==> flow/design.v <==
module LASER (
input CLK,
input RST,
input [3:0] X,
input [3:0] Y,
output reg [3:0] C1X,
output reg [3:0] C1Y,
output reg [3:0] C2X,
output reg [3:0] C2Y,
output reg DONE);
parameter LFSR_WIDTH = 10;
parameter [LFSR_WIDTH-1:0] threshold = 10'd150;
reg [LFSR_WIDTH-1:0] q;  
wire feedback;  
assign feedback = q[9] ^ q[6];
always @(posedge CLK) begin
    if (RST)
        q <= 10'h1;  
    else
        q <= {q[LFSR_WIDTH-2:0], feedback};  
end
wire [3:0] step;
assign step = (q[5])? 4'b0001: 4'b0010;   
reg [1:0] current_state;
reg [1:0] next_state;
parameter  INIT = 0;
parameter READ = 1;
parameter WALK = 2;
parameter OUTPUT = 3;
reg [5:0] cover_prev;  
reg [5:0] cover_current;  
reg [5:0] cover_max;  
reg [5:0] cnt;  
reg [3:0] corX [39:0];  
reg [3:0] corY [39:0];
reg [3:0] x1, y1, x2, y2;  
reg [3:0] tmpX1, tmpY1, tmpX2, tmpY2; 
reg [3:0] dx1, dy1, dx2, dy2;
reg [19:0] round;  
parameter MAX_ROUND = 20'd2000;
parameter [5:0] LAST = 6'd41;  
always @(posedge CLK) begin
  if (current_state == INIT) begin
    corX[cnt] <= X;
    corY[cnt] <= Y;
  end
  if (current_state == READ || next_state == READ) begin
    corX[cnt] <= X;
    corY[cnt] <= Y;
  end
end
always @(*) begin
  if (cnt == 6'd0 || cnt == LAST || next_state == READ || RST) begin
    dx1 = 4'd0; dy1 = 4'd0;
    dx2 = 4'd0; dy2 = 4'd0;
  end
  else if (next_state == WALK) begin
    dx1 = (tmpX1 > corX[cnt-6'd1])? tmpX1 - corX[cnt-6'd1] : corX[cnt-6'd1] - tmpX1;
    dy1 = (tmpY1 > corY[cnt-6'd1])? tmpY1 - corY[cnt-6'd1] : corY[cnt-6'd1] - tmpY1;
    dx2 = (tmpX2 > corX[cnt-6'd1])? tmpX2 - corX[cnt-6'd1] : corX[cnt-6'd1] - tmpX2;
    dy2 = (tmpY2 > corY[cnt-6'd1])? tmpY2 - corY[cnt-6'd1] : corY[cnt-6'd1] - tmpY2;
  end
  else begin
    dx1 = 4'd0; dy1 = 4'd0;
    dx2 = 4'd0; dy2 = 4'd0;
  end
end
always @(posedge CLK) begin
  if (RST)
    current_state <= INIT;
  else
    current_state <= next_state;
end
always @(*) begin
  case (current_state)
    INIT:
      next_state = (RST)? INIT: READ;
    READ:
      next_state = (cnt == 6'd39)? WALK: READ;
    WALK:  
      next_state = (round == MAX_ROUND)? OUTPUT: WALK;
    OUTPUT:
      next_state = INIT;
    default:
      next_state = INIT;
  endcase
end
always @(posedge CLK) begin
  if (RST)
    round <= 0;
  else if (current_state == OUTPUT)
    round <= 0;
  else if (current_state == WALK) begin
    if (cnt == LAST)
      round <= round + 1;
  end
end
always @(posedge CLK) begin
  if (RST) begin
    tmpX2 <= 4'd7; 
  end
  else if (current_state == OUTPUT) begin
    tmpX2 <= 4'd7;
  end
  else if (current_state == WALK && cnt == 6'd0) begin  
    if (q[5]) tmpX2 <= (x2+step < 16)? x2+step : 15; 
    else      tmpX2 <= (x2 > step) ? x2-step : 0;  
  end
end
always @(posedge CLK) begin
  if (RST) begin
    tmpY2 <= 4'd7;
  end
  else if (current_state == OUTPUT) begin
    tmpY2 <= 4'd7;
  end
  else if (current_state == WALK && cnt == 6'd0) begin  
    if (q[9]) tmpY2 <= (y2+step < 16)? y2+step : 15;
    else      tmpY2 <= (y2 > step)? y2-step : 0;  
  end
end
always @(posedge CLK) begin
  if (RST) begin
    tmpX1 <= 4'd7;
  end
  else if (current_state == OUTPUT) begin
    tmpX1 <= 4'd7;
  end
  else if (current_state == WALK && cnt == 6'd0) begin  
    if (q[0]) tmpX1 <= (x1+step < 16)? x1+step : 15;  
    else      tmpX1 <= (x1 > step)? x1-step : 0; 
  end
end
always @(posedge CLK) begin
  if (RST) begin
    tmpY1 <= 4'd7;
  end
  else if (current_state == OUTPUT) begin
    tmpY1 <= 4'd7;
  end
  else if (current_state == WALK && cnt == 6'd0) begin  
    if (q[3]) tmpY1 <= (y1+step < 16)? y1+step : 15; 
    else      tmpY1 <= (y1 > step)? y1-step : 0;  
  end
end
always @(posedge CLK) begin
  if (RST) begin
    x1 <= 4'd0; y1 <= 4'd0;
    x2 <= 4'd8; y2 <= 4'd8;
  end
  else if (current_state == OUTPUT) begin
    x1 <= 4'd0; y1 <= 4'd0;
    x2 <= 4'd8; y2 <= 4'd8;
  end
  else if (current_state == WALK) begin
    if (cnt == LAST) begin
      if(cover_current > cover_prev) begin
        x1 <= tmpX1; y1 <= tmpY1;
        x2 <= tmpX2; y2 <= tmpY2;
      end
      else begin  
        if (q < threshold) begin  
          x1 <= tmpX1; y1 <= tmpY1;
          x2 <= tmpX2; y2 <= tmpY2;
        end
      end
    end
  end
end
always @(posedge CLK) begin
  if (RST)
    cover_prev <= 6'd0;
  else if (current_state == OUTPUT)
    cover_prev <= 6'd0;
  else if (current_state == WALK) begin
    if(cnt == LAST) begin  
      if(cover_current > cover_prev)
        cover_prev <= cover_current;
      else begin  
        if (q < threshold)   
          cover_prev <= cover_current;
      end
    end
  end
end
always @(posedge CLK) begin
  if(RST)
    cover_current <= 6'd0;
  else if(next_state == OUTPUT)   
    cover_current <= 6'd0;
  else if(current_state == WALK) begin
    if(cnt > 0) begin
      if (cnt == LAST)
        cover_current <= 6'd0;
      else begin
        cover_current <= cover_current +
        ((dx1 + dy1 <= 4) || (dx1 == 3 && dy1 == 2) || (dx1 == 2 && dy1 == 3) ||
         (dx2 + dy2 <= 4) || (dx2 == 3 && dy2 == 2) || (dx2 == 2 && dy2 == 3));        
      end
    end
    else 
      cover_current <= 6'd0;
  end
  else
    cover_current <= 6'd0;
end
always @(posedge CLK) begin
  if(RST)
    cover_max <= 6'd0;
  else if(current_state == WALK) begin
    if(cnt == LAST) begin  
      if(cover_current > cover_max)
        cover_max <= cover_current;
    end
  end
  else if(current_state == OUTPUT)
    cover_max <= 0;
  else
    cover_max <= 0;
end
always @(posedge CLK) begin
  if (RST)
    cnt <= 0;
  else if (current_state == OUTPUT || next_state == OUTPUT)
    cnt <= 0;
  else if (next_state == READ)  
    cnt <= cnt + 1;
  else if (current_state == WALK) begin
      cnt <= (cnt == LAST)? 0: cnt+1;
  end
  else
    cnt <= 0;
end
always @(posedge CLK) begin
  if (RST) begin
    C1X <= 4'd7; C1Y <= 4'd7;
    C2X <= 4'd7; C2Y <= 4'd7;
  end
  else if (current_state == WALK) begin
    if(cnt == LAST) begin
      if(cover_current > cover_max) begin
        C1X <= tmpX1; C1Y <= tmpY1;
        C2X <= tmpX2; C2Y <= tmpY2;
      end
    end
  end
end
always @(posedge CLK) begin
  if(RST)
    DONE <= 1'b0;
  else if (next_state == OUTPUT)
    DONE <= 1'b1;
  else
    DONE <= 1'b0;
end
endmodule
Tool chain data of LASER
The steps from the RTL of LASER to its reports follow in flow order.
Lines are those of the file above, counted from 1.
The mark n/a stands for no value.
- top module: LASER
- clock: CLK
- standard-cell library: sky130hd
- timing corner: tt_025C_1v80

Word level
Yosys after proc, flatten, opt, wreduce and memory -nomap, before mapping. Memory bits, and registers merged into a memory's read port (data or address), are not among the register bits. Print and check cells are not counted.
Yosys's memory passes give these memory sizes; they may raise the number of words (mostly to a power of two), join words into wider ones and drop unused or constant bits.
- RAM bits at 320
- output and inout port bits: 17
- input bits at 10
- memories: 2
- flip-flop bits (word level): 105
- noted word-level cells: 161
- memories (name ; words ; width ; rd ports ; wr ports ; line ; RTL):
    corX ; 40 ; 4 ; 1 ; 1 ; 34 ; reg [3:0] corX [39:0];
    corY ; 40 ; 4 ; 1 ; 1 ; 35 ; reg [3:0] corY [39:0];
- noted reduce/logical cells: 26
- add/subtract/negate cells at 22
- noted bitwise gates (word level): 5
- noted equal/unequal tests: 17
- noted $lt $le $gt $ge: 18
- multiplexer cells: 51
- operator list (cell ; number):
    4-bit 2-to-1 mux ; 38
    4-bit by 2-bit == test with 1-bit output with constant B ; 8
    4-bit subtractor ; 8
    6-bit 2-to-1 mux ; 5
    20-bit by 1-bit adder with 20-bit output with constant B ; 1
    20-bit by 11-bit == test with 1-bit output with constant B ; 1
    4-bit by 2-bit adder with 5-bit output ; 4
    5-bit < comparator with constant B ; 4
    4-bit by 2-bit subtractor with 4-bit output ; 4
    4-bit by 2-bit greater-than comparator with 1-bit output ; 4
    4-bit greater-than comparator ; 4
    6-bit greater-than comparator ; 2
    6-bit == test with constant B ; 2
    1-bit logical OR ; 10
    10-bit by 8-bit < comparator with 1-bit output with constant B ; 1
    4-bit by 4-bit adder with 5-bit output ; 2
    5-bit by 3-bit less-or-equal comparator with 1-bit output with constant B ; 2
    2-bit == test with constant B ; 4
    2-bit parallel mux with 4-bit select ; 1
    2-bit OR reduction ; 3
    3-bit AND reduction ; 2
    6-bit by 1-bit adder with 6-bit output ; 1
    6-bit by 1-bit adder with 6-bit output with constant B ; 1
    6-bit by 1-bit subtractor with 6-bit output with constant B ; 1
    6-bit by 1-bit greater-than comparator with 1-bit output with constant B ; 1
    6-bit zero test ; 1
    1-bit logical AND ; 5
    5-bit OR reduction ; 1
Other operator kinds: 9; their cells: 18.

Logic depth
Depth = most cells in a row (Yosys ltp): at word level without a register or memory, in the mapped netlist without a sequential cell, where the memories' decode and read muxes count.
- depth after elaboration: 15
- noted ABC_AREA: 0
- mapped depth: 32
- mapped depth without buffers: 27

Synthesis result
The flow's flattened synthesis, as Yosys stat reports it; memories are mapped. The netlist is that of the ABC_AREA named above (0 if unset); the other value can give another one.
- noted mapped area: 0.0194011 mm²
- standard cells after synthesis at 1374
- sequential area: 0.0117513 mm²
- mapped flip-flops: 427
- cell types (type ; number ; area in all (µm²)):
    sky130_fd_sc_hd__edfxtp_1 ; 320 ; 9.61E+03
    sky130_fd_sc_hd__mux4_2 ; 96 ; 2.16E+03
    sky130_fd_sc_hd__dfxtp_1 ; 107 ; 2.14E+03
    sky130_fd_sc_hd__ha_1 ; 72 ; 900.864
    sky130_fd_sc_hd__nor2_1 ; 144 ; 540.518
    sky130_fd_sc_hd__fa_1 ; 18 ; 360.346
    sky130_fd_sc_hd__a21oi_1 ; 57 ; 285.274
    sky130_fd_sc_hd__o21ai_0 ; 52 ; 260.25
    sky130_fd_sc_hd__nand3_1 ; 49 ; 245.235
    sky130_fd_sc_hd__inv_1 ; 60 ; 225.216
    sky130_fd_sc_hd__o211ai_1 ; 28 ; 210.202
    sky130_fd_sc_hd__nor2b_1 ; 33 ; 206.448
    sky130_fd_sc_hd__nand2_1 ; 54 ; 202.694
    sky130_fd_sc_hd__xor2_1 ; 23 ; 201.443
    sky130_fd_sc_hd__mux2i_1 ; 18 ; 180.173
    sky130_fd_sc_hd__xnor2_1 ; 17 ; 148.893
    sky130_fd_sc_hd__clkbuf_1 ; 36 ; 135.13
    sky130_fd_sc_hd__a211oi_1 ; 15 ; 112.608
Not listed: further types 60, cells in them 175.

Worst setup path after synthesis
OpenSTA on the mapped netlist: ideal clock, no wires. The path of least setup slack (recovery checks aside). Input and output delay are each 20% of the period. Register names are those of the netlist, which keeps one name where synthesis merged equal registers.
- kind: flip-flop to flip-flop
- start: register cnt[0]
- end: register cover_current[4]
- slack: -0.520 ns
- noted period: 6.0 ns
- buffers on the path at 6
- delay of the path: 6.521 ns
- driving pins on the path at 32
- noted library setup time: 0.121 ns
- time at the first pin: 0.000 ns
- data arrival time at 6.400 ns
- period reached after synthesis: 6.52 ns
"delay of the path" is the arrival time less input delay plus setup time.
"driving pins on the path" counts driving pins, that of a launching flip-flop among them; a cell with two outputs on the path counts twice.
"period reached after synthesis" = period - worst setup slack (recovery checks aside). The figure is calculated, with input and output delays left at 20% of the set period.
Between the ends stands the longest chain of elaborated cells between them, by number of cells; it is not shown to be the way that was timed. Of several equally long chains one is given.
A line is the first line of the expression or statement that the cell stems from. Yosys adds cells for indexed reads and writes and turns some case tables into memories.
At most two assigning lines are given for a register; there are more.
- path through: sky130_fd_sc_hd__dfxtp_1 -> sky130_fd_sc_hd__buf_2 -> sky130_fd_sc_hd__buf_6 -> sky130_fd_sc_hd__buf_6 -> sky130_fd_sc_hd__buf_2 -> sky130_fd_sc_hd__inv_1 -> sky130_fd_sc_hd__ha_1 -> sky130_fd_sc_hd__buf_2 -> sky130_fd_sc_hd__clkbuf_1 -> sky130_fd_sc_hd__mux4_2 -> sky130_fd_sc_hd__mux4_2 -> sky130_fd_sc_hd__nor2_1 -> sky130_fd_sc_hd__nor3_1 -> sky130_fd_sc_hd__ha_1 -> sky130_fd_sc_hd__fa_1 -> sky130_fd_sc_hd__nand2b_1 -> sky130_fd_sc_hd__a221oi_1 -> sky130_fd_sc_hd__mux2i_1 -> sky130_fd_sc_hd__nor2b_1 -> sky130_fd_sc_hd__inv_1 -> sky130_fd_sc_hd__fa_1 -> sky130_fd_sc_hd__xor2_1 -> sky130_fd_sc_hd__a21oi_1 -> sky130_fd_sc_hd__nor3_1 -> sky130_fd_sc_hd__a32o_1 -> sky130_fd_sc_hd__a41oi_1 -> sky130_fd_sc_hd__o41ai_2 -> sky130_fd_sc_hd__ha_1 -> sky130_fd_sc_hd__ha_1 -> sky130_fd_sc_hd__nand3_1 -> sky130_fd_sc_hd__xor2_1 -> sky130_fd_sc_hd__nor2_1
- cells in the longest elaborated chain at 15
- RTL lines, path post-synthesis (element ; line ; RTL):
    from (decl) ; 33 ; reg [5:0] cnt;
    from (assign) ; 227 ; cnt <= cnt + 1;
    from (assign) ; 229 ; cnt <= (cnt == LAST)? 0: cnt+1;
    6-bit == test ; 79 ; next_state = (cnt == 6'd39)? WALK: READ;
    2-bit 2-to-1 mux ; 79 ;
    2-bit parallel mux with 4-bit select ; 75 ; case (current_state)
    2-bit by 1-bit == test with 1-bit output ; 53 ; if (cnt == 6'd0 || cnt == LAST || next_state == READ || RST) begin
    1-bit logical OR x2 ; 53 ;
    4-bit 2-to-1 mux ; 53 ;
    4-bit by 4-bit adder with 5-bit output ; 197 ; ((dx1 + dy1 <= 4) || (dx1 == 3 && dy1 == 2) || (dx1 == 2 && dy1 == 3) ||
    5-bit by 3-bit less-or-equal comparator with 1-bit output ; 197 ;
    1-bit logical OR x5 ; 197 ;
    6-bit by 1-bit adder with 6-bit output ; 196 ; cover_current <= cover_current +
    to (assign) ; 194 ; cover_current <= 6'd0;
    to (assign) ; 196 ;
    to (decl) ; 31 ; reg [5:0] cover_current;

Timing after layout
From the final timing report of record 1: the path of least setup slack in the routed layout; clock arrival at registers is part of the times.
- kind: flip-flop to flip-flop
- start: register cnt[1]
- end: register cover_current[4]
- noted period: 8.87 ns
- slack: 1.47 ns
- time at the first pin: 0.60 ns
- driving pins on the path at 26
- data arrival time at 7.89 ns
- noted library setup time: 0.11 ns
- buffers on the path at 1
Between the ends stands the longest chain of elaborated cells between them, by number of cells; it is not shown to be the way that was timed. Of several equally long chains one is given.
At most two assigning lines are given for a register; there are more.
- path through: sky130_fd_sc_hd__dfxtp_1 -> sky130_fd_sc_hd__inv_1 -> sky130_fd_sc_hd__ha_4 -> sky130_fd_sc_hd__buf_4 -> sky130_fd_sc_hd__mux4_2 -> sky130_fd_sc_hd__mux4_2 -> sky130_fd_sc_hd__nor2_1 -> sky130_fd_sc_hd__nor3_1 -> sky130_fd_sc_hd__ha_1 -> sky130_fd_sc_hd__fa_1 -> sky130_fd_sc_hd__nor2b_1 -> sky130_fd_sc_hd__o311a_1 -> sky130_fd_sc_hd__nor2b_1 -> sky130_fd_sc_hd__a2111oi_1 -> sky130_fd_sc_hd__ha_1 -> sky130_fd_sc_hd__a21oi_1 -> sky130_fd_sc_hd__nand4bb_1 -> sky130_fd_sc_hd__o21ai_0 -> sky130_fd_sc_hd__a32o_1 -> sky130_fd_sc_hd__a41oi_1 -> sky130_fd_sc_hd__o41ai_2 -> sky130_fd_sc_hd__ha_1 -> sky130_fd_sc_hd__ha_1 -> sky130_fd_sc_hd__nand3_1 -> sky130_fd_sc_hd__xor2_1 -> sky130_fd_sc_hd__nor2_1
- cells in the longest elaborated chain at 15
- RTL lines, path after layout (element ; line ; RTL):
    from (decl) ; 33 ; reg [5:0] cnt;
    from (assign) ; 227 ; cnt <= cnt + 1;
    from (assign) ; 229 ; cnt <= (cnt == LAST)? 0: cnt+1;
    6-bit == test ; 79 ; next_state = (cnt == 6'd39)? WALK: READ;
    2-bit 2-to-1 mux ; 79 ;
    2-bit parallel mux with 4-bit select ; 75 ; case (current_state)
    2-bit by 1-bit == test with 1-bit output ; 53 ; if (cnt == 6'd0 || cnt == LAST || next_state == READ || RST) begin
    1-bit logical OR x2 ; 53 ;
    4-bit 2-to-1 mux ; 53 ;
    4-bit by 4-bit adder with 5-bit output ; 197 ; ((dx1 + dy1 <= 4) || (dx1 == 3 && dy1 == 2) || (dx1 == 2 && dy1 == 3) ||
    5-bit by 3-bit less-or-equal comparator with 1-bit output ; 197 ;
    1-bit logical OR x5 ; 197 ;
    6-bit by 1-bit adder with 6-bit output ; 196 ; cover_current <= cover_current +
    to (assign) ; 194 ; cover_current <= 6'd0;
    to (assign) ; 196 ;
    to (decl) ; 31 ; reg [5:0] cover_current;

Design LASER on sky130hd. What follows are 2 stored runs of the flow, each under its own settings; their order means nothing. The constraints put input and output delay at 20% of the set period each and load the outputs with 0.01 pF.
"achieved clock period": clock period set for the run, less the worst setup slack. It is reckoned from that one timing run; input and output delays stay at 20% of the period that was set.
"time on the worst setup path" = time allowed to the worst setup path (clock period - input delay - output delay, where it has them) - its slack; a late launch clock adds to it, a late capture clock takes from it.
"total design power" is the tool's figure for a default switching activity; nothing was simulated.

Record 1

==> flow/run.sh <==
#!/bin/bash
# the make line also repeats the synthesis and layout settings of config.mk as NAME=value (left out here)
make -C /OpenROAD-flow-scripts/flow DESIGN_CONFIG=/design/flow/config.mk WORK_HOME=/design/flow/orfs CLKGATE_MAP_FILE= finish
==> flow/config.mk <==
export PLATFORM = sky130hd
export DESIGN_NAME = LASER
export DESIGN_NICKNAME = LASER
export VERILOG_FILES = /design/flow/design.v
export SDC_FILE = /design/flow/constraint.sdc
export NUM_CORES = 4
export LEC_CHECK = 0
export CAP_MARGIN = 20
export CELL_PAD_IN_SITES_DETAIL_PLACEMENT = 2
export CELL_PAD_IN_SITES_GLOBAL_PLACEMENT = 1
export CORE_MARGIN = 9
export CORE_UTILIZATION = 40
export GPL_ROUTABILITY_DRIVEN = 0
export MIN_ROUTING_LAYER = met2
export PLACE_DENSITY = 0.41
export SLEW_MARGIN = 20
==> flow/constraint.sdc <==
create_clock -name core_clock -period 8.87 [get_ports {CLK}]
set_input_delay 1.7740 -clock core_clock [delete_from_list [all_inputs] [get_ports {CLK}]]
set_output_delay 1.7740 -clock core_clock [all_outputs]
set_load 0.01 [all_outputs]

Measured in record 1:
- setup slack of the worst path at 1.468 ns
- noted the total design power: 4.833 mW
- die size at 0.0567559 mm²
- time on the worst setup path at 7.40 ns
- critical path kind: flip-flop to flip-flop
- sum of negative setup slack: 0.000 ns
- noted the chip area after synthesis (Yosys): 0.0194011 mm²
- achieved clock period at 7.402 ns
- noted the area of the standard cells in the finished layout: 0.0218585 mm²

Record 2

==> flow/run.sh <==
#!/bin/bash
# the make line also repeats the synthesis and layout settings of config.mk as NAME=value (left out here)
make -C /OpenROAD-flow-scripts/flow DESIGN_CONFIG=/design/flow/config.mk WORK_HOME=/design/flow/orfs CLKGATE_MAP_FILE= finish
==> flow/config.mk <==
export PLATFORM = sky130hd
export DESIGN_NAME = LASER
export DESIGN_NICKNAME = LASER
export VERILOG_FILES = /design/flow/design.v
export SDC_FILE = /design/flow/constraint.sdc
export NUM_CORES = 4
export LEC_CHECK = 0
export CAP_MARGIN = 20
export CELL_PAD_IN_SITES_DETAIL_PLACEMENT = 2
export CORE_MARGIN = 2
export CORE_UTILIZATION = 40
export HOLD_SLACK_MARGIN = 0.25
export SLEW_MARGIN = 20
==> flow/constraint.sdc <==
create_clock -name core_clock -period 5.73 [get_ports {CLK}]
set_input_delay 1.1460 -clock core_clock [delete_from_list [all_inputs] [get_ports {CLK}]]
set_output_delay 1.1460 -clock core_clock [all_outputs]
set_load 0.01 [all_outputs]

Measured in record 2:
- setup slack of the worst path at -0.550 ns
- noted the total design power: 8.294 mW
- die size at 0.0502813 mm²
- time on the worst setup path at 6.28 ns
- critical path kind: flip-flop to flip-flop
- sum of negative setup slack: -2.610 ns
- noted the chip area after synthesis (Yosys): 0.0194011 mm²
- achieved clock period at 6.280 ns
- noted the area of the standard cells in the finished layout: 0.0235926 mm²
